==> flow/design.v <==
module axi_master_write #(
    parameter AXI_ID_WD   = 2,
    parameter AXI_DATA_WD = 32,
    parameter AXI_ADDR_WD = 32,
    parameter AXI_STRB_WD = 4
)(
    input                      M_AXI_ACLK,
    input                      M_AXI_ARESETN,    
    input                      w_cmd_valid,
    input  [AXI_ADDR_WD-1 : 0] w_cmd_addr,
    input  [AXI_ID_WD-1   : 0] w_cmd_id,
    input  [1 : 0]             w_cmd_burst,
    input  [2 : 0]             w_cmd_size,
    input  [AXI_ADDR_WD-1 : 0] w_cmd_len,
    output                     w_cmd_ready,
    output                     w_cmd_abort,
    output [AXI_ADDR_WD-1 : 0] M_AXI_AWADDR,
    output [AXI_ID_WD-1   : 0] M_AXI_AWID,
    output [1 : 0]             M_AXI_AWBURST,
    output [2 : 0]             M_AXI_AWSIZE,
    output [7 : 0]             M_AXI_AWLEN,
    output                     M_AXI_AWVALID,
    input                      M_AXI_AWREADY,
    output [AXI_DATA_WD-1 : 0] M_AXI_WDATA,
    output                     M_AXI_WLAST,
    output [AXI_STRB_WD-1 : 0] M_AXI_WSTRB,
    output                     M_AXI_WVALID,
    input                      M_AXI_WREADY,
    input  [AXI_ID_WD-1   : 0] M_AXI_BID,
    input  [1 : 0]             M_AXI_BRESP,
    input                      M_AXI_BVALID,
    output                     M_AXI_BREADY
);
localparam IW = AXI_ID_WD,
           DW = AXI_DATA_WD,
           AW = AXI_ADDR_WD,
           SW = AXI_STRB_WD;
localparam FIXED     = 2'b00,
           INCREMENT = 2'b01,
           WRAP      = 2'b10;
localparam ADDRLSB           = $clog2(DW) - 3;
localparam T_LGMAXBURST      = $clog2((4096 << 3) / DW);
localparam LGMAXBURST        = (T_LGMAXBURST < 8) ? T_LGMAXBURST : 8;
localparam LGMAX_FIXED_BURST = (T_LGMAXBURST < 4) ? T_LGMAXBURST : 4;
localparam AWT               = AW - ADDRLSB;
reg w_busy;
reg w_complete_combo;
reg pre_start;
reg start_burst_combo;
reg phantom_start;
reg [AW-1  : 0] awaddr;
reg [IW-1  : 0] awid;
reg [AWT-1 : 0] awlent;
reg [1 : 0]     awburst;
reg [2 : 0]     awsize;
reg aw_incr_burst;
reg aw_full_incr_burst;
reg aw_full_fixed_burst;
reg aw_needs_alignment;
reg            axi_awvalid;
reg [IW-1 : 0] axi_awid;
reg [AW-1 : 0] axi_awaddr;
reg [1 : 0]    axi_awburst;
reg [7 : 0]    axi_awlen;
reg [2 : 0]    axi_awsize;
reg [DW-1 : 0] axi_wdata;
reg [SW-1 : 0] axi_wstrb;
reg            axi_wlast;
reg            axi_wvalid;
reg            axi_bready;
reg [AWT-1 : 0] aw_requests_remaining;
reg [AWT-1 : 0] aw_next_remaining_combo;
reg aw_next_full_incr_burst_remaining_combo;
reg aw_none_incr_burst_remaining;
reg aw_none_incr_burst_remaining_combo;
reg aw_next_full_fixed_burst_remaining_combo;
reg aw_none_fixed_burst_remaining;
reg aw_none_fixed_burst_remaining_combo;
reg [LGMAXBURST-1 : 0] addr_align_combo;
reg [LGMAXBURST   : 0] initial_burst_len_combo;
reg [LGMAXBURST   : 0] wr_max_burst;
reg [LGMAXBURST   : 0] wr_beats_cnt;
reg axi_abort_pending;
wire w_fire     = w_cmd_valid   && w_cmd_ready;
wire awfire     = M_AXI_AWVALID && M_AXI_AWREADY;
wire wfire      = M_AXI_WVALID  && M_AXI_WREADY;
wire bfire      = M_AXI_BVALID  && M_AXI_BREADY;
wire last_wfire = M_AXI_WLAST   && wfire;
wire aw_pending = M_AXI_AWVALID && !M_AXI_AWREADY;
wire w_pending  = M_AXI_WVALID  && !M_AXI_WREADY;
always @(posedge M_AXI_ACLK) begin
    if (!M_AXI_ARESETN) begin
        w_busy <= 1'b0;
    end
    else if (w_fire) begin
        w_busy <= 1'b1;
    end
    else if (w_complete_combo) begin
        w_busy <= 1'b0;
    end
end
always @(posedge M_AXI_ACLK) begin
    if (!w_busy) begin
        pre_start <= 1'b1;
    end
    else begin
        pre_start <= 1'b0;
    end
end
always @(*) begin
    start_burst_combo = !(aw_incr_burst ? aw_none_incr_burst_remaining : aw_none_fixed_burst_remaining);
    if (!w_busy || axi_abort_pending) begin
        start_burst_combo = 1'b0;
    end
    if (axi_awvalid || pre_start) begin
        start_burst_combo = 1'b0;
    end
    if (M_AXI_WVALID && !(M_AXI_WLAST && M_AXI_WREADY)) begin
        start_burst_combo = 1'b0;
    end
end
always @(posedge M_AXI_ACLK) begin
    if (!w_busy) begin
        phantom_start <= 1'b0;
    end
    else begin
        phantom_start <= start_burst_combo;
    end
end
always @(posedge M_AXI_ACLK) begin
    if (!M_AXI_ARESETN) begin
        axi_awvalid <= 1'b0;
    end
    else if (!aw_pending) begin
        axi_awvalid <= start_burst_combo;
    end
end
always @(*) begin
    if (!w_busy) begin
        w_complete_combo = 1'b0;
    end
    else begin
        w_complete_combo = last_wfire && (aw_incr_burst ? aw_none_incr_burst_remaining : aw_none_fixed_burst_remaining);
        if (axi_abort_pending && !axi_wvalid && !axi_awvalid) begin
            w_complete_combo = 1'b1;
        end
    end
end
always @(posedge M_AXI_ACLK) begin
    if (!w_busy) begin
        axi_abort_pending <= 1'b0;
    end
    else if (bfire && M_AXI_BRESP[1]) begin
        axi_abort_pending <= 1'b1;
    end
end
always @(posedge M_AXI_ACLK) begin
    if (!M_AXI_ARESETN) begin
        awburst <= INCREMENT;
        awsize  <= 'b0;
        awlent  <= 'b0;
        awid    <= 'b0;
        awaddr  <= 'b0;
        aw_incr_burst       <= 1'b1;
        aw_full_incr_burst  <= 1'b0;
        aw_full_fixed_burst <= 1'b0; 
    end
    else if (!w_busy) begin 
        awburst <= w_cmd_burst;
        awsize  <= w_cmd_size;
        awlent  <= w_cmd_len[AW-1 : ADDRLSB];
        awid    <= w_cmd_id;
        awaddr  <= w_cmd_addr;
        aw_incr_burst       <= (w_cmd_burst == INCREMENT);
        aw_full_incr_burst  <= |w_cmd_len[AW-1 : (ADDRLSB+LGMAXBURST)];
        aw_full_fixed_burst <= |w_cmd_len[AW-1 : (ADDRLSB+LGMAX_FIXED_BURST)];
    end
end
always @(posedge M_AXI_ACLK) begin
    if (!aw_pending) begin
        axi_awburst <= awburst;
        axi_awid    <= awid;
        axi_awsize  <= awsize;
    end
end
wire [LGMAXBURST : 0] aw_align_sum = {1'b0, w_cmd_addr[(ADDRLSB+LGMAXBURST-1) : ADDRLSB]} + {1'b0, w_cmd_len[(ADDRLSB+LGMAXBURST-1) : ADDRLSB]};
always @(posedge M_AXI_ACLK) begin
    if (!w_busy) begin
        aw_needs_alignment <= 1'b0;
        if (|w_cmd_addr[(ADDRLSB+LGMAXBURST-1) : ADDRLSB]) begin
            if (|w_cmd_len[AW-1 : (LGMAXBURST+ADDRLSB)]) begin
                aw_needs_alignment <= 1'b1;
            end
            else if (aw_align_sum[LGMAXBURST]) begin
                aw_needs_alignment <= 1'b1;
            end
        end
    end
end
always @(*) begin
    addr_align_combo        = 1'b1 + (~awaddr[(ADDRLSB+LGMAXBURST-1) : ADDRLSB]);
    initial_burst_len_combo = (1 << LGMAXBURST);
    if (!aw_incr_burst) begin
        initial_burst_len_combo = (1 << LGMAX_FIXED_BURST);
        if (!aw_full_fixed_burst) begin
            initial_burst_len_combo = {1'b0, awlent[LGMAXBURST-1 : 0]};
        end
    end
    else if (aw_needs_alignment) begin
        initial_burst_len_combo = {1'b0, addr_align_combo};
    end
    else if (!aw_full_incr_burst) begin
        initial_burst_len_combo = {1'b0, awlent[LGMAXBURST-1 : 0]};
    end
end
always @(posedge M_AXI_ACLK) begin
    if (pre_start) begin
        wr_max_burst <= initial_burst_len_combo;
    end
    else if (phantom_start) begin
        if (aw_incr_burst) begin
            if (!aw_next_full_incr_burst_remaining_combo) begin
                wr_max_burst <= {1'b0, aw_next_remaining_combo[7 : 0]};
            end
            else begin
                wr_max_burst <= (1 << LGMAXBURST);
            end
        end
        else begin
            if (!aw_next_full_fixed_burst_remaining_combo) begin
                wr_max_burst <= {4'b0, aw_next_remaining_combo[3 : 0]};
            end
            else begin
                wr_max_burst <= (1 << LGMAX_FIXED_BURST);
            end
        end
    end
end
always @(posedge M_AXI_ACLK) begin
    if (!aw_pending) begin
        axi_awlen <= wr_max_burst - 1'b1;
    end
end
always @(posedge M_AXI_ACLK) begin
    if (pre_start) begin
        aw_requests_remaining         <= awlent;
        aw_none_incr_burst_remaining  <= 1'b0;
        aw_none_fixed_burst_remaining <= 1'b0;
    end
    else if (phantom_start) begin
        aw_requests_remaining         <= aw_next_remaining_combo;
        aw_none_incr_burst_remaining  <= aw_none_incr_burst_remaining_combo;
        aw_none_fixed_burst_remaining <= aw_none_fixed_burst_remaining_combo;
    end
    else if (axi_abort_pending) begin
        aw_requests_remaining         <= 'b0;
        aw_none_incr_burst_remaining  <= 1'b1;
        aw_none_fixed_burst_remaining <= 1'b1;
    end
end
always @(*) begin
    aw_next_remaining_combo                  = aw_requests_remaining - ({(LGMAXBURST+1){phantom_start}} & wr_max_burst);
    aw_next_full_incr_burst_remaining_combo  = |aw_next_remaining_combo[AWT-1 : LGMAXBURST];
    aw_next_full_fixed_burst_remaining_combo = |aw_next_remaining_combo[AWT-1 : LGMAX_FIXED_BURST];
    aw_none_incr_burst_remaining_combo       = !aw_next_full_incr_burst_remaining_combo && !(|aw_next_remaining_combo[LGMAXBURST-1 : 0]);
    aw_none_fixed_burst_remaining_combo      = !aw_next_full_fixed_burst_remaining_combo && !(|aw_next_remaining_combo[LGMAX_FIXED_BURST-1 : 0]);
end
always @(posedge M_AXI_ACLK) begin
    if (!w_busy) begin
        axi_awaddr <= w_cmd_addr;
    end
    else if (awfire) begin
        axi_awaddr[ADDRLSB-1 : 0] <= 'b0;
        if (aw_incr_burst) begin
            axi_awaddr[AW-1 : ADDRLSB] <=axi_awaddr[AW-1 : ADDRLSB] + axi_awlen + 1'b1;
        end
    end
end
always @(posedge M_AXI_ACLK) begin
    if (!M_AXI_ARESETN) begin
        axi_wvalid <= 1'b0;
    end
    else if (!w_pending) begin
        if (last_wfire) begin
            axi_wvalid <= 1'b0;
        end
        if (start_burst_combo) begin
            axi_wvalid <= 1'b1;
        end
    end
end
always @(posedge M_AXI_ACLK) begin
    if (!M_AXI_ARESETN) begin
        wr_beats_cnt  <= 'b0;
    end
    else begin
        case ({phantom_start,  wfire})
            2'b00: begin end
            2'b01: begin
                wr_beats_cnt  <= wr_beats_cnt - 1'b1;
            end
            2'b10: begin
                wr_beats_cnt  <= wr_beats_cnt + wr_max_burst;
            end
            2'b11: begin
                wr_beats_cnt  <= wr_beats_cnt + M_AXI_AWLEN;
            end
        endcase
    end
end
always @(posedge M_AXI_ACLK) begin
    if (!M_AXI_ARESETN) begin
        axi_wdata <= 'b0;
    end
    else if (wfire) begin
        axi_wdata <= axi_wdata + 1'b1;
        if (M_AXI_WLAST) begin
            axi_wdata <= 'b0;
        end
    end
end
always @(posedge M_AXI_ACLK) begin
    if (!w_busy) begin
        axi_wlast <= (awlent == 'b1);
    end
    else if (!w_pending) begin
        if (start_burst_combo) begin
            axi_wlast <= (wr_max_burst == 'b1);
        end
        else if (phantom_start) begin
            axi_wlast <= (M_AXI_AWLEN == 'b1);
        end
        else begin
            axi_wlast <= (wr_beats_cnt == 2);
        end
    end
end
always @(posedge M_AXI_ACLK) begin
    if (!w_pending) begin
        axi_wstrb <= axi_abort_pending ? 'b0 : {SW{1'b1}};
    end
end 
always @(posedge M_AXI_ACLK) begin
    if (!M_AXI_ARESETN) begin
        axi_bready <= 1'b0;
    end 
    else if (last_wfire) begin
        axi_bready <= 1'b1;
    end
    else if (bfire) begin
        axi_bready <= 1'b0;
    end
end
assign w_cmd_ready   = !w_busy && !axi_abort_pending;
assign w_cmd_abort   = axi_abort_pending;
assign M_AXI_AWVALID = axi_awvalid;
assign M_AXI_AWADDR  = axi_awaddr;
assign M_AXI_AWID    = axi_awid;
assign M_AXI_AWBURST = axi_awburst;
assign M_AXI_AWSIZE  = axi_awsize;
assign M_AXI_AWLEN   = axi_awlen;
assign M_AXI_WVALID  = axi_wvalid;
assign M_AXI_WDATA   = axi_wdata;
assign M_AXI_WSTRB   = axi_wstrb;
assign M_AXI_WLAST   = axi_wlast;
assign M_AXI_BREADY  = axi_bready;
endmodule
module axi_master_read #(
    parameter AXI_ID_WD   = 2,
    parameter AXI_DATA_WD = 32,
    parameter AXI_ADDR_WD = 32,
    parameter AXI_STRB_WD = 4
)(
    input                      M_AXI_ACLK,
    input                      M_AXI_ARESETN,    
    input                      r_cmd_valid,
    input  [AXI_ADDR_WD-1 : 0] r_cmd_addr,
    input  [AXI_ID_WD-1   : 0] r_cmd_id,
    input  [1 : 0]             r_cmd_burst,
    input  [2 : 0]             r_cmd_size,
    input  [AXI_ADDR_WD-1 : 0] r_cmd_len,
    output                     r_cmd_ready,
    output                     r_cmd_abort,
    output [AXI_ADDR_WD-1 : 0] M_AXI_ARADDR,
    output [AXI_ID_WD-1   : 0] M_AXI_ARID,
    output [1 : 0]             M_AXI_ARBURST,
    output [2 : 0]             M_AXI_ARSIZE,
    output [7 : 0]             M_AXI_ARLEN,
    output                     M_AXI_ARVALID,
    input                      M_AXI_ARREADY,
    input  [AXI_DATA_WD-1 : 0] M_AXI_RDATA,
    input                      M_AXI_RLAST,
    input  [AXI_ID_WD-1   : 0] M_AXI_RID,
    input  [1 : 0]             M_AXI_RRESP,
    input                      M_AXI_RVALID,
    output                     M_AXI_RREADY
);
localparam IW = AXI_ID_WD,
           DW = AXI_DATA_WD,
           AW = AXI_ADDR_WD,
           SW = AXI_STRB_WD;
localparam FIXED     = 2'b00,
           INCREMENT = 2'b01,
           WRAP      = 2'b10;
localparam ADDRLSB           = $clog2(DW) - 3;
localparam T_LGMAXBURST      = $clog2((4096 << 3) / DW);
localparam LGMAXBURST        = (T_LGMAXBURST < 8) ? T_LGMAXBURST : 8;
localparam LGMAX_FIXED_BURST = (T_LGMAXBURST < 4) ? T_LGMAXBURST : 4;
localparam AWT               = AW - ADDRLSB;
reg r_busy;
reg r_complete_combo;
reg pre_start;
reg start_burst_combo;
reg phantom_start;
reg [AW-1  : 0] araddr;
reg [IW-1  : 0] arid;
reg [AWT-1 : 0] arlent;
reg [1 : 0]     arburst;
reg [2 : 0]     arsize;
reg ar_incr_burst;
reg ar_full_incr_burst;
reg ar_full_fixed_burst;
reg ar_needs_alignment;
reg            axi_arvalid;
reg [IW-1 : 0] axi_arid;
reg [AW-1 : 0] axi_araddr;
reg [1 : 0]    axi_arburst;
reg [7 : 0]    axi_arlen;
reg [2 : 0]    axi_arsize;
reg            axi_rready;
reg [AWT-1 : 0] ar_requests_remaining;
reg [AWT-1 : 0] ar_next_remaining_combo;
reg ar_next_full_incr_burst_remaining_combo;
reg ar_none_incr_burst_remaining;
reg ar_none_incr_burst_remaining_combo;
reg ar_next_full_fixed_burst_remaining_combo;
reg ar_none_fixed_burst_remaining;
reg ar_none_fixed_burst_remaining_combo;
reg [LGMAXBURST-1 : 0] addr_align_combo;
reg [LGMAXBURST   : 0] initial_burst_len_combo;
reg [LGMAXBURST   : 0] rd_max_burst;
reg [9 : 0] ar_burst_outstanding;
reg         ar_last_outstanding;
reg axi_abort_pending;
wire r_fire     = r_cmd_valid   && r_cmd_ready;
wire arfire     = M_AXI_ARVALID && M_AXI_ARREADY;
wire rfire      = M_AXI_RVALID  && M_AXI_RREADY;
wire last_rfire = M_AXI_RLAST   && rfire;
wire ar_pending = M_AXI_ARVALID && !M_AXI_ARREADY;
always @(posedge M_AXI_ACLK) begin
    if (!M_AXI_ARESETN) begin
        r_busy <= 1'b0;
    end
    else if (r_fire) begin
        r_busy <= 1'b1;
    end
    else if (r_complete_combo) begin
        r_busy <= 1'b0;
    end
end
always @(posedge M_AXI_ACLK) begin
    if (!r_busy) begin
        pre_start <= 1'b1;
    end
    else begin
        pre_start <= 1'b0;
    end
end
always @(*) begin
    start_burst_combo = !(ar_incr_burst ? ar_none_incr_burst_remaining : ar_none_fixed_burst_remaining);
    if (!r_busy || axi_abort_pending) begin
        start_burst_combo = 1'b0;
    end
    if (axi_arvalid || pre_start) begin
        start_burst_combo = 1'b0;
    end
end
always @(posedge M_AXI_ACLK) begin
    if (!r_busy) begin
        phantom_start <= 1'b0;
    end
    else begin
        phantom_start <= start_burst_combo;
    end
end
always @(posedge M_AXI_ACLK) begin
    if (!M_AXI_ARESETN) begin
        axi_arvalid <= 1'b0;
    end
    else if (!ar_pending) begin
        axi_arvalid <= start_burst_combo;
    end
end
always @(*) begin
    if (!r_busy) begin
        r_complete_combo = 1'b0;
    end
    else begin
        r_complete_combo = !pre_start && !phantom_start
                        && (ar_incr_burst ? ar_none_incr_burst_remaining : ar_none_fixed_burst_remaining)
                        && ((ar_burst_outstanding == 'b0) || (last_rfire && ar_last_outstanding));
    end
end
always @(posedge M_AXI_ACLK) begin
    if (!M_AXI_ARESETN) begin
        ar_burst_outstanding <= 'b0;
        ar_last_outstanding  <= 1'b0;
    end
    else begin
        if (phantom_start && !last_rfire) begin
            ar_burst_outstanding <= ar_burst_outstanding + 1'b1;
            ar_last_outstanding  <= (ar_burst_outstanding == 1'b0);
        end
        if (last_rfire && !phantom_start) begin
            ar_burst_outstanding <= ar_burst_outstanding - 1'b1;
            ar_last_outstanding  <= (ar_burst_outstanding == 'd2);
        end
    end
end
always @(posedge M_AXI_ACLK) begin
    if (!r_busy) begin
        axi_abort_pending <= 1'b0;
    end
    else if (rfire && M_AXI_RRESP[1]) begin
        axi_abort_pending <= 1'b1;
    end
end
always @(posedge M_AXI_ACLK) begin
    if (!M_AXI_ARESETN) begin
        arburst <= INCREMENT;
        arsize  <= 'b0;
        arlent  <= 'b0;
        arid    <= 'b0;
        araddr  <= 'b0;
        ar_incr_burst       <= 1'b1;
        ar_full_incr_burst  <= 1'b0;
        ar_full_fixed_burst <= 1'b0; 
    end
    else if (!r_busy) begin 
        arburst <= r_cmd_burst;
        arsize  <= r_cmd_size;
        arlent  <= r_cmd_len[AW-1 : ADDRLSB];
        arid    <= r_cmd_id;
        araddr  <= r_cmd_addr;
        ar_incr_burst       <= (r_cmd_burst == INCREMENT);
        ar_full_incr_burst  <= |r_cmd_len[AW-1 : (ADDRLSB+LGMAXBURST)];
        ar_full_fixed_burst <= |r_cmd_len[AW-1 : (ADDRLSB+LGMAX_FIXED_BURST)];
    end
end
always @(posedge M_AXI_ACLK) begin
    if (!ar_pending) begin
        axi_arburst <= arburst;
        axi_arid    <= arid;
        axi_arsize  <= arsize;
    end
end
wire [LGMAXBURST : 0] ar_align_sum = {1'b0, r_cmd_addr[(ADDRLSB+LGMAXBURST-1) : ADDRLSB]} + {1'b0, r_cmd_len[(ADDRLSB+LGMAXBURST-1) : ADDRLSB]};
always @(posedge M_AXI_ACLK) begin
    if (!r_busy) begin
        ar_needs_alignment <= 1'b0;
        if (|r_cmd_addr[(ADDRLSB+LGMAXBURST-1) : ADDRLSB]) begin
            if (|r_cmd_len[AW-1 : (LGMAXBURST+ADDRLSB)]) begin
                ar_needs_alignment <= 1'b1;
            end
            else if (ar_align_sum[LGMAXBURST]) begin
                ar_needs_alignment <= 1'b1;
            end
        end
    end
end
always @(*) begin
    addr_align_combo        = 1'b1 + (~araddr[(ADDRLSB+LGMAXBURST-1) : ADDRLSB]);
    initial_burst_len_combo = (1 << LGMAXBURST);
    if (!ar_incr_burst) begin
        initial_burst_len_combo = (1 << LGMAX_FIXED_BURST);
        if (!ar_full_fixed_burst) begin
            initial_burst_len_combo = {1'b0, arlent[LGMAXBURST-1 : 0]};
        end
    end
    else if (ar_needs_alignment) begin
        initial_burst_len_combo = {1'b0, addr_align_combo};
    end
    else if (!ar_full_incr_burst) begin
        initial_burst_len_combo = {1'b0, arlent[LGMAXBURST-1 : 0]};
    end
end
always @(posedge M_AXI_ACLK) begin
    if (pre_start) begin
        rd_max_burst <= initial_burst_len_combo;
    end
    else if (phantom_start) begin
        if (ar_incr_burst) begin
            if (!ar_next_full_incr_burst_remaining_combo) begin
                rd_max_burst <= {1'b0, ar_next_remaining_combo[7 : 0]};
            end
            else begin
                rd_max_burst <= (1 << LGMAXBURST);
            end
        end
        else begin
            if (!ar_next_full_fixed_burst_remaining_combo) begin
                rd_max_burst <= {4'b0, ar_next_remaining_combo[3 : 0]};
            end
            else begin
                rd_max_burst <= (1 << LGMAX_FIXED_BURST);
            end
        end
    end
end
always @(posedge M_AXI_ACLK) begin
    if (!ar_pending) begin
        axi_arlen <= rd_max_burst - 1'b1;
    end
end
always @(posedge M_AXI_ACLK) begin
    if (pre_start) begin
        ar_requests_remaining         <= arlent;
        ar_none_incr_burst_remaining  <= 1'b0;
        ar_none_fixed_burst_remaining <= 1'b0;
    end
    else if (phantom_start) begin
        ar_requests_remaining         <= ar_next_remaining_combo;
        ar_none_incr_burst_remaining  <= ar_none_incr_burst_remaining_combo;
        ar_none_fixed_burst_remaining <= ar_none_fixed_burst_remaining_combo;
    end
    else if (axi_abort_pending) begin
        ar_requests_remaining         <= 'b0;
        ar_none_incr_burst_remaining  <= 1'b1;
        ar_none_fixed_burst_remaining <= 1'b1;
    end
end
always @(*) begin
    ar_next_remaining_combo                  = ar_requests_remaining - ({(LGMAXBURST+1){phantom_start}} & rd_max_burst);
    ar_next_full_incr_burst_remaining_combo  = |ar_next_remaining_combo[AWT-1 : LGMAXBURST];
    ar_next_full_fixed_burst_remaining_combo = |ar_next_remaining_combo[AWT-1 : LGMAX_FIXED_BURST];
    ar_none_incr_burst_remaining_combo       = !ar_next_full_incr_burst_remaining_combo && !(|ar_next_remaining_combo[LGMAXBURST-1 : 0]);
    ar_none_fixed_burst_remaining_combo      = !ar_next_full_fixed_burst_remaining_combo && !(|ar_next_remaining_combo[LGMAX_FIXED_BURST-1 : 0]);
end
always @(posedge M_AXI_ACLK) begin
    if (!r_busy) begin
        axi_araddr <= r_cmd_addr;
    end
    else if (arfire) begin
        axi_araddr[ADDRLSB-1 : 0] <= 'b0;
        if (ar_incr_burst) begin
            axi_araddr[AW-1 : ADDRLSB] <=axi_araddr[AW-1 : ADDRLSB] + axi_arlen + 1'b1;
        end
    end
end
always @(posedge M_AXI_ACLK) begin
    if (!M_AXI_ARESETN) begin
        axi_rready <= 1'b0;
    end 
    else if (arfire) begin
        axi_rready <= 1'b1;
    end
    else if (r_complete_combo) begin
        axi_rready <= 1'b0;
    end
end
assign r_cmd_ready   = !r_busy && !axi_abort_pending;
assign r_cmd_abort   = axi_abort_pending;
assign M_AXI_ARVALID = axi_arvalid;
assign M_AXI_ARADDR  = axi_araddr;
assign M_AXI_ARID    = axi_arid;
assign M_AXI_ARBURST = axi_arburst;
assign M_AXI_ARSIZE  = axi_arsize;
assign M_AXI_ARLEN   = axi_arlen;
assign M_AXI_RREADY  = axi_rready;
endmodule
module DMAC #(
    parameter AXI_ID_WD   = 2,
    parameter AXI_DATA_WD = 32,
    parameter AXI_ADDR_WD = 32,
    parameter AXI_STRB_WD = 4
)(
    input                      AXI_ACLK,
    input                      AXI_ARESETN,    
    input                      cmd_valid,
    input  [AXI_ADDR_WD-1 : 0] cmd_addr,
    input  [AXI_ID_WD-1   : 0] cmd_id,
    input  [1 : 0]             cmd_burst,
    input  [2 : 0]             cmd_size,
    input  [AXI_ADDR_WD-1 : 0] cmd_len,
    output                     cmd_ready,
    output                     cmd_abort,
    output [AXI_ADDR_WD-1 : 0] AXI_AWADDR,
    output [AXI_ID_WD-1   : 0] AXI_AWID,
    output [1 : 0]             AXI_AWBURST,
    output [2 : 0]             AXI_AWSIZE,
    output [7 : 0]             AXI_AWLEN,
    output                     AXI_AWVALID,
    input                      AXI_AWREADY,
    output [AXI_DATA_WD-1 : 0] AXI_WDATA,
    output [AXI_STRB_WD-1 : 0] AXI_WSTRB,
    output                     AXI_WLAST,
    output                     AXI_WVALID,
    input                      AXI_WREADY,
    input  [AXI_ID_WD-1   : 0] AXI_BID,
    input  [1 : 0]             AXI_BRESP,
    input                      AXI_BVALID,
    output                     AXI_BREADY,
    output [AXI_ADDR_WD-1 : 0] AXI_ARADDR,
    output [AXI_ID_WD-1   : 0] AXI_ARID,
    output [1 : 0]             AXI_ARBURST,
    output [2 : 0]             AXI_ARSIZE,
    output [7 : 0]             AXI_ARLEN,
    output                     AXI_ARVALID,
    input                      AXI_ARREADY,
    input  [AXI_DATA_WD-1 : 0] AXI_RDATA,
    input                      AXI_RLAST,
    input  [AXI_ID_WD-1   : 0] AXI_RID,
    input  [1 : 0]             AXI_RRESP,
    input                      AXI_RVALID,
    output                     AXI_RREADY
);
wire w_cmd_ready, r_cmd_ready;
wire w_cmd_abort, r_cmd_abort;
assign cmd_ready = w_cmd_ready && r_cmd_ready;
assign cmd_abort = w_cmd_abort || r_cmd_abort;
wire cmd_valid_both = cmd_valid && cmd_ready;
axi_master_write #(
    .AXI_ID_WD(AXI_ID_WD),
    .AXI_DATA_WD(AXI_DATA_WD),
    .AXI_ADDR_WD(AXI_ADDR_WD),
    .AXI_STRB_WD(AXI_STRB_WD)
) axi_master_write(
    .M_AXI_ACLK(AXI_ACLK),
    .M_AXI_ARESETN(AXI_ARESETN),    
    .w_cmd_valid(cmd_valid_both),
    .w_cmd_addr(cmd_addr),
    .w_cmd_id(cmd_id),
    .w_cmd_burst(cmd_burst),
    .w_cmd_size(cmd_size),
    .w_cmd_len(cmd_len),
    .w_cmd_ready(w_cmd_ready),
    .w_cmd_abort(w_cmd_abort),
    .M_AXI_AWADDR(AXI_AWADDR),
    .M_AXI_AWID(AXI_AWID),
    .M_AXI_AWBURST(AXI_AWBURST),
    .M_AXI_AWSIZE(AXI_AWSIZE),
    .M_AXI_AWLEN(AXI_AWLEN),
    .M_AXI_AWVALID(AXI_AWVALID),
    .M_AXI_AWREADY(AXI_AWREADY),
    .M_AXI_WDATA(AXI_WDATA),
    .M_AXI_WLAST(AXI_WLAST),
    .M_AXI_WSTRB(AXI_WSTRB),
    .M_AXI_WVALID(AXI_WVALID),
    .M_AXI_WREADY(AXI_WREADY),
    .M_AXI_BID(AXI_BID),
    .M_AXI_BRESP(AXI_BRESP),
    .M_AXI_BVALID(AXI_BVALID),
    .M_AXI_BREADY(AXI_BREADY)
);
axi_master_read #(
    .AXI_ID_WD(AXI_ID_WD),
    .AXI_DATA_WD(AXI_DATA_WD),
    .AXI_ADDR_WD(AXI_ADDR_WD),
    .AXI_STRB_WD(AXI_STRB_WD)
) axi_master_read(
    .M_AXI_ACLK(AXI_ACLK),
    .M_AXI_ARESETN(AXI_ARESETN),    
    .r_cmd_valid(cmd_valid_both),
    .r_cmd_addr(cmd_addr),
    .r_cmd_id(cmd_id),
    .r_cmd_burst(cmd_burst),
    .r_cmd_size(cmd_size),
    .r_cmd_len(cmd_len),
    .r_cmd_ready(r_cmd_ready),
    .r_cmd_abort(r_cmd_abort),
    .M_AXI_ARADDR(AXI_ARADDR),
    .M_AXI_ARID(AXI_ARID),
    .M_AXI_ARBURST(AXI_ARBURST),
    .M_AXI_ARSIZE(AXI_ARSIZE),
    .M_AXI_ARLEN(AXI_ARLEN),
    .M_AXI_ARVALID(AXI_ARVALID),
    .M_AXI_ARREADY(AXI_ARREADY),
    .M_AXI_RDATA(AXI_RDATA),
    .M_AXI_RLAST(AXI_RLAST),
    .M_AXI_RVALID(AXI_RVALID),
    .M_AXI_RREADY(AXI_RREADY),
    .M_AXI_RID(AXI_RID),
    .M_AXI_RRESP(AXI_RRESP)
);
endmodule
# Step by step through the tools: DMAC
# What the tools print for DMAC, step after step.
# Lines are those of the file above, counted from 1.
# Cell names lack the library's common part.
# Not given: -
# design
top_module	DMAC
clock_port	AXI_ACLK
library	sky130hd
lib_corner	tt_025C_1v80

# Word-level counts
# Yosys after proc, flatten, opt, wreduce and memory -nomap, before mapping. Memory bits, and registers merged into a memory's read port (data or address), are not among the register bits. Print and check cells are not counted. Equal cells are merged and count once.
# classes
addsub	17
multipliers	0
div_mod_pow	0
n_cmp	0
equal	14
shifts	0
n_mux	75
bitwise	5
n_reduce_logical	90
# ops
operator	count
2-to-1 mux 30 bit	12
2-to-1 mux 9 bit	14
OR reduction 26 bit	3
OR reduction 22 bit	3
adder 30 x 1 -> 30 bit with constant B	2
subtractor 30 bit	2
adder 30 x 8 -> 30 bit	2
2-to-1 mux 1 bit	36
logical AND 1 bit	33
adder 32 x 1 -> 32 bit with constant B	1
2-to-1 mux 32 bit	1
== test 30 x 1 -> 1 bit with constant B	1
case mux 9 bit (select 3 bit)	1
OR reduction 8 bit	3
zero test 1 bit	23
nonzero test 2 bit	10
2-to-1 mux 10 bit	2
bitwise AND 9 bit	2
adder 1 x 8 -> 8 bit with constant A	2
subtractor 8 x 1 -> 8 bit with constant B	2
inverter 8 bit	2
2-to-1 mux 8 bit	2
adder 10 x 1 -> 10 bit with constant B	1
subtractor 10 x 1 -> 10 bit with constant B	1
== test 10 x 2 -> 1 bit with constant B	1
zero test 10 bit	1
!= test 2 bit with constant B	5
2-to-1 mux 5 bit	2
# Other operator kinds: 16; their cells: 31.
# word_totals
ff_bits	348
latchBits	0
ramBits	0
romBits	0
clocked_rd_ports_x_width	0
n_memories	0
in_bits	120
word_cells	258

# Depth
# Yosys ltp: most cells in a row. Word level: on the elaborated netlist, between registers, memories and ports. Mapped: between sequential cells and ports; inverters and the memories' decode and read muxes count.
# depth
word_depth	8
ABC_AREA	0
mapped_depth	16
ltp_nobuf	14

# After synthesis
# Source: synth_stat.txt of the flow (Yosys; design flattened, memories mapped). It holds for the ABC_AREA given above (unset counts as 0); a run with the other value may have another netlist.
# synth_totals
cells	1865
yosys_area_um2	18158.7
ff_cells	341
# by_type
cell	count	area_total_um2
edfxtp_1	176	5.29E+03
dfxtp_1	165	3.3E+03
mux2i_1	86	860.826
ha_1	64	800.768
nand2_1	207	776.995
xnor2_1	84	735.706
xor2_1	83	726.947
nor2b_1	100	625.6
nor2_1	142	533.011
o21ai_0	102	510.49
a21oi_1	91	455.437
nand3_1	51	255.245
inv_1	61	228.97
a21boi_0	30	225.216
clkbuf_1	60	225.216
nor4_1	33	206.448
nor3_1	38	190.182
and2_1	25	156.4
# Other cell types: 53; their cells: 267.
# By module: a second synthesis without flattening, with its own total; a netlist apart from the flattened one above.
# unflattened
hier_cells	2026
hier_area_um2	19303.5
# Each row is one instance without its submodules.
# modules
mod	n_inst	n_cells	mod_area_um2
axi_master_write	1	1105	10398.7
axi_master_read	1	918	8886.0
DMAC	1	3	18.8

# Timing after synthesis
# Source: OpenSTA report_checks on the synthesized netlist (no wires, ideal clock, input and output delay 20% of the period each), path of least setup slack; recovery checks are left aside. Register names are those of the netlist, which keeps one name where synthesis merged equal registers.
# synth_timing
kind	input port to flip-flop
from	input port AXI_WREADY
to	register axi_master_write.wr_beats_cnt[8]
clock_period_ps	6500
input_delay_ps	1300
setup_time_ps	115
launch_ps	1300
arrival_ps	4313
t_required_ps	6385
path_slack_ps	2072
path_delay_ps	3128
path_stages	15
synth_period_reached_ps	4428
# "path_delay_ps" is the arrival time less input delay plus setup time.
# "path_stages": output pins that drive a net of the path, with the launching flip-flop's if there is one; two outputs of one cell count as two.
# "synth_period_reached_ps" = period - worst setup slack (recovery checks aside). The figure is calculated, with input and output delays left at 20% of the set period.
# Between the ends stands the longest chain of elaborated cells between them, by number of cells; it is not shown to be the way that was timed. Of several equally long chains one is given.
# A line is the first line of the expression or statement that the cell stems from. Yosys adds cells for indexed reads and writes and turns some case tables into memories.
# A register here has more assigning lines than the two given.
# synth_between
path_cell_list	and2_1 -> clkbuf_1 -> clkbuf_1 -> o211ai_1 -> ha_1 -> fa_1 -> a21o_1 -> a21oi_1 -> nor2b_1 -> o21a_1 -> o41ai_1 -> a211oi_1 -> a311oi_1 -> xnor2_1 -> and2_1
elab_chain_len	3
# synth_lines
element	line	source
start, declared	698	input                      AXI_WREADY,
logical AND 1 bit	86	wire wfire      = M_AXI_WVALID  && M_AXI_WREADY;
== test 2 bit	297	case ({phantom_start,  wfire})
case mux 9 bit (select 3 bit)	297
end, assigned	300	wr_beats_cnt  <= wr_beats_cnt - 1'b1;
end, assigned	303	wr_beats_cnt  <= wr_beats_cnt + wr_max_burst;
end, declared	82	reg [LGMAXBURST   : 0] wr_beats_cnt;

# Path in the finished layout
# Path of least setup slack in the final report of run 1 (OpenROAD, finished layout, wires in). Where an end is a register, its clock arrival counts in the times.
# The path's times are printed in steps of 10 ps; the period is the one set.
# layout_timing
kind	flip-flop to flip-flop
from	register axi_master_write.phantom_start
to	register axi_master_write.wr_max_burst[3]
clock_period_ps	6400
setup_time_ps	180
launch_ps	550
arrival_ps	6050
t_required_ps	6780
path_slack_ps	720
path_stages	15
# Between the ends stands the longest chain of elaborated cells between them, by number of cells; it is not shown to be the way that was timed. Of several equally long chains one is given.
# A register here has more assigning lines than the two given.
# The path ends at the data pin of a flip-flop with enable; ways to the enable are not counted.
# layout_between
path_cell_list	dfxtp_1 -> clkbuf_1 -> buf_1 -> buf_1 -> nand2_1 -> ha_1 -> o211ai_1 -> a21oi_1 -> o211ai_1 -> o21ai_1 -> nor2_1 -> or3_1 -> a2111oi_4 -> o211ai_2 -> o22ai_1
elab_chain_len	7
# layout_lines
element	line	source
start, declared	50	reg phantom_start;
start, assigned	124	phantom_start <= 1'b0;
start, assigned	127	phantom_start <= start_burst_combo;
bitwise AND 9 bit	262	aw_next_remaining_combo                  = aw_requests_remaining - ({(LGMAXBURST+1){phantom_start}} & wr_max_b ...
subtractor 30 bit	262
OR reduction 26 bit	264	aw_next_full_fixed_burst_remaining_combo = |aw_next_remaining_combo[AWT-1 : LGMAX_FIXED_BURST];
2-to-1 mux 5 bit	230	if (!aw_next_full_fixed_burst_remaining_combo) begin
2-to-1 mux 9 bit	221	if (aw_incr_burst) begin
2-to-1 mux 9 bit	220	else if (phantom_start) begin
2-to-1 mux 9 bit	217	if (pre_start) begin
end, assigned	218	wr_max_burst <= initial_burst_len_combo;
end, assigned	223	wr_max_burst <= {1'b0, aw_next_remaining_combo[7 : 0]};
end, declared	81	reg [LGMAXBURST   : 0] wr_max_burst;

Subject: DMAC on sky130hd, stored results

Hello all,

Top module DMAC; platform sky130hd; tools Yosys and OpenROAD; 3 stored runs in no particular order. Input and output delays are each 20% of the period that was set; the output load is 0.01 pF.
By "worst_path_ps" is meant the share of the clock period that the worst setup path is allowed (20% is reserved at inputs, 20% at outputs), minus its slack. Clock arrival times at its registers enter into it.
"worst_path_ps" is given in steps of 10 ps.

Run 1, flow files:
==> flow/run.sh <==
#!/bin/bash
# the make line also repeats the synthesis and layout settings of config.mk as NAME=value (left out here)
make -C /OpenROAD-flow-scripts/flow DESIGN_CONFIG=/design/flow/config.mk WORK_HOME=/design/flow/orfs CLKGATE_MAP_FILE= finish
==> flow/config.mk <==
export PLATFORM = sky130hd
export DESIGN_NAME = DMAC
export DESIGN_NICKNAME = DMAC
export VERILOG_FILES = /design/flow/design.v
export SDC_FILE = /design/flow/constraint.sdc
export NUM_CORES = 4
export LEC_CHECK = 0
export ABC_AREA = 0
export CAP_MARGIN = 25
export CELL_PAD_IN_SITES_DETAIL_PLACEMENT = 2
export CELL_PAD_IN_SITES_GLOBAL_PLACEMENT = 2
export CORE_MARGIN = 2
export CORE_UTILIZATION = 43
export GPL_ROUTABILITY_DRIVEN = 0
export GPL_TIMING_DRIVEN = 0
export MIN_ROUTING_LAYER = met1
export SLEW_MARGIN = 20
==> flow/constraint.sdc <==
create_clock -name core_clock -period 6.4 [get_ports {AXI_ACLK}]
set_input_delay 1.2800 -clock core_clock [delete_from_list [all_inputs] [get_ports {AXI_ACLK}]]
set_output_delay 1.2800 -clock core_clock [all_outputs]
set_load 0.01 [all_outputs]

==> results of run 1, as CSV <==
result,value
finish.stdcell_area_um2,22377.7
total_negative_slack_ps,0
util_pct,53.5
setup_ws_ps,724
final_die_area_um2,43890.2
worst_path_ps,5680
path_kind,"flip-flop to flip-flop"
ys_area_um2,18158.7
worst_hold_slack_ps,436

Run 2, flow files:
==> flow/run.sh <==
#!/bin/bash
# the make line also repeats the synthesis and layout settings of config.mk as NAME=value (left out here)
make -C /OpenROAD-flow-scripts/flow DESIGN_CONFIG=/design/flow/config.mk WORK_HOME=/design/flow/orfs CLKGATE_MAP_FILE= finish
==> flow/config.mk <==
export PLATFORM = sky130hd
export DESIGN_NAME = DMAC
export DESIGN_NICKNAME = DMAC
export VERILOG_FILES = /design/flow/design.v
export SDC_FILE = /design/flow/constraint.sdc
export NUM_CORES = 4
export LEC_CHECK = 0
export ABC_AREA = 0
export CAP_MARGIN = 5
export CELL_PAD_IN_SITES_DETAIL_PLACEMENT = 1
export CELL_PAD_IN_SITES_GLOBAL_PLACEMENT = 1
export CORE_MARGIN = 10
export CORE_UTILIZATION = 26
export CTS_CLUSTER_DIAMETER = 97
export CTS_CLUSTER_SIZE = 58
export GPL_ROUTABILITY_DRIVEN = 0
export GPL_TIMING_DRIVEN = 0
export MAX_ROUTING_LAYER = met4
export MIN_ROUTING_LAYER = met1
export PLACE_DENSITY_LB_ADDON = 0.26
export SLEW_MARGIN = 20
export TNS_END_PERCENT = 100
==> flow/constraint.sdc <==
create_clock -name core_clock -period 3.66 [get_ports {AXI_ACLK}]
set_input_delay 0.7320 -clock core_clock [delete_from_list [all_inputs] [get_ports {AXI_ACLK}]]
set_output_delay 0.7320 -clock core_clock [all_outputs]
set_load 0.01 [all_outputs]

==> results of run 2, as CSV <==
result,value
finish.stdcell_area_um2,22775.6
total_negative_slack_ps,0
util_pct,33.0
setup_ws_ps,104
final_die_area_um2,80812.3
worst_path_ps,3560
path_kind,"flip-flop to flip-flop"
ys_area_um2,18158.7
worst_hold_slack_ps,433

Run 3, flow files:
==> flow/run.sh <==
#!/bin/bash
# the make line also repeats the synthesis and layout settings of config.mk as NAME=value (left out here)
make -C /OpenROAD-flow-scripts/flow DESIGN_CONFIG=/design/flow/config.mk WORK_HOME=/design/flow/orfs CLKGATE_MAP_FILE= finish
==> flow/config.mk <==
export PLATFORM = sky130hd
export DESIGN_NAME = DMAC
export DESIGN_NICKNAME = DMAC
export VERILOG_FILES = /design/flow/design.v
export SDC_FILE = /design/flow/constraint.sdc
export NUM_CORES = 4
export LEC_CHECK = 0
export CAP_MARGIN = 20
export CELL_PAD_IN_SITES_DETAIL_PLACEMENT = 1
export CORE_ASPECT_RATIO = 1.42
export CORE_MARGIN = 9
export CORE_UTILIZATION = 39
export CTS_CLUSTER_DIAMETER = 392
export PLACE_DENSITY = 0.6
export SETUP_SLACK_MARGIN = 0.3
export SLEW_MARGIN = 20
==> flow/constraint.sdc <==
create_clock -name core_clock -period 3.01 [get_ports {AXI_ACLK}]
set_input_delay 0.6020 -clock core_clock [delete_from_list [all_inputs] [get_ports {AXI_ACLK}]]
set_output_delay 0.6020 -clock core_clock [all_outputs]
set_load 0.01 [all_outputs]

==> results of run 3, as CSV <==
result,value
finish.stdcell_area_um2,25872.3
total_negative_slack_ps,-6395
util_pct,56.6
setup_ws_ps,-452
final_die_area_um2,54771.5
worst_path_ps,3460
path_kind,"flip-flop to flip-flop"
ys_area_um2,18158.7
worst_hold_slack_ps,428

Thanks
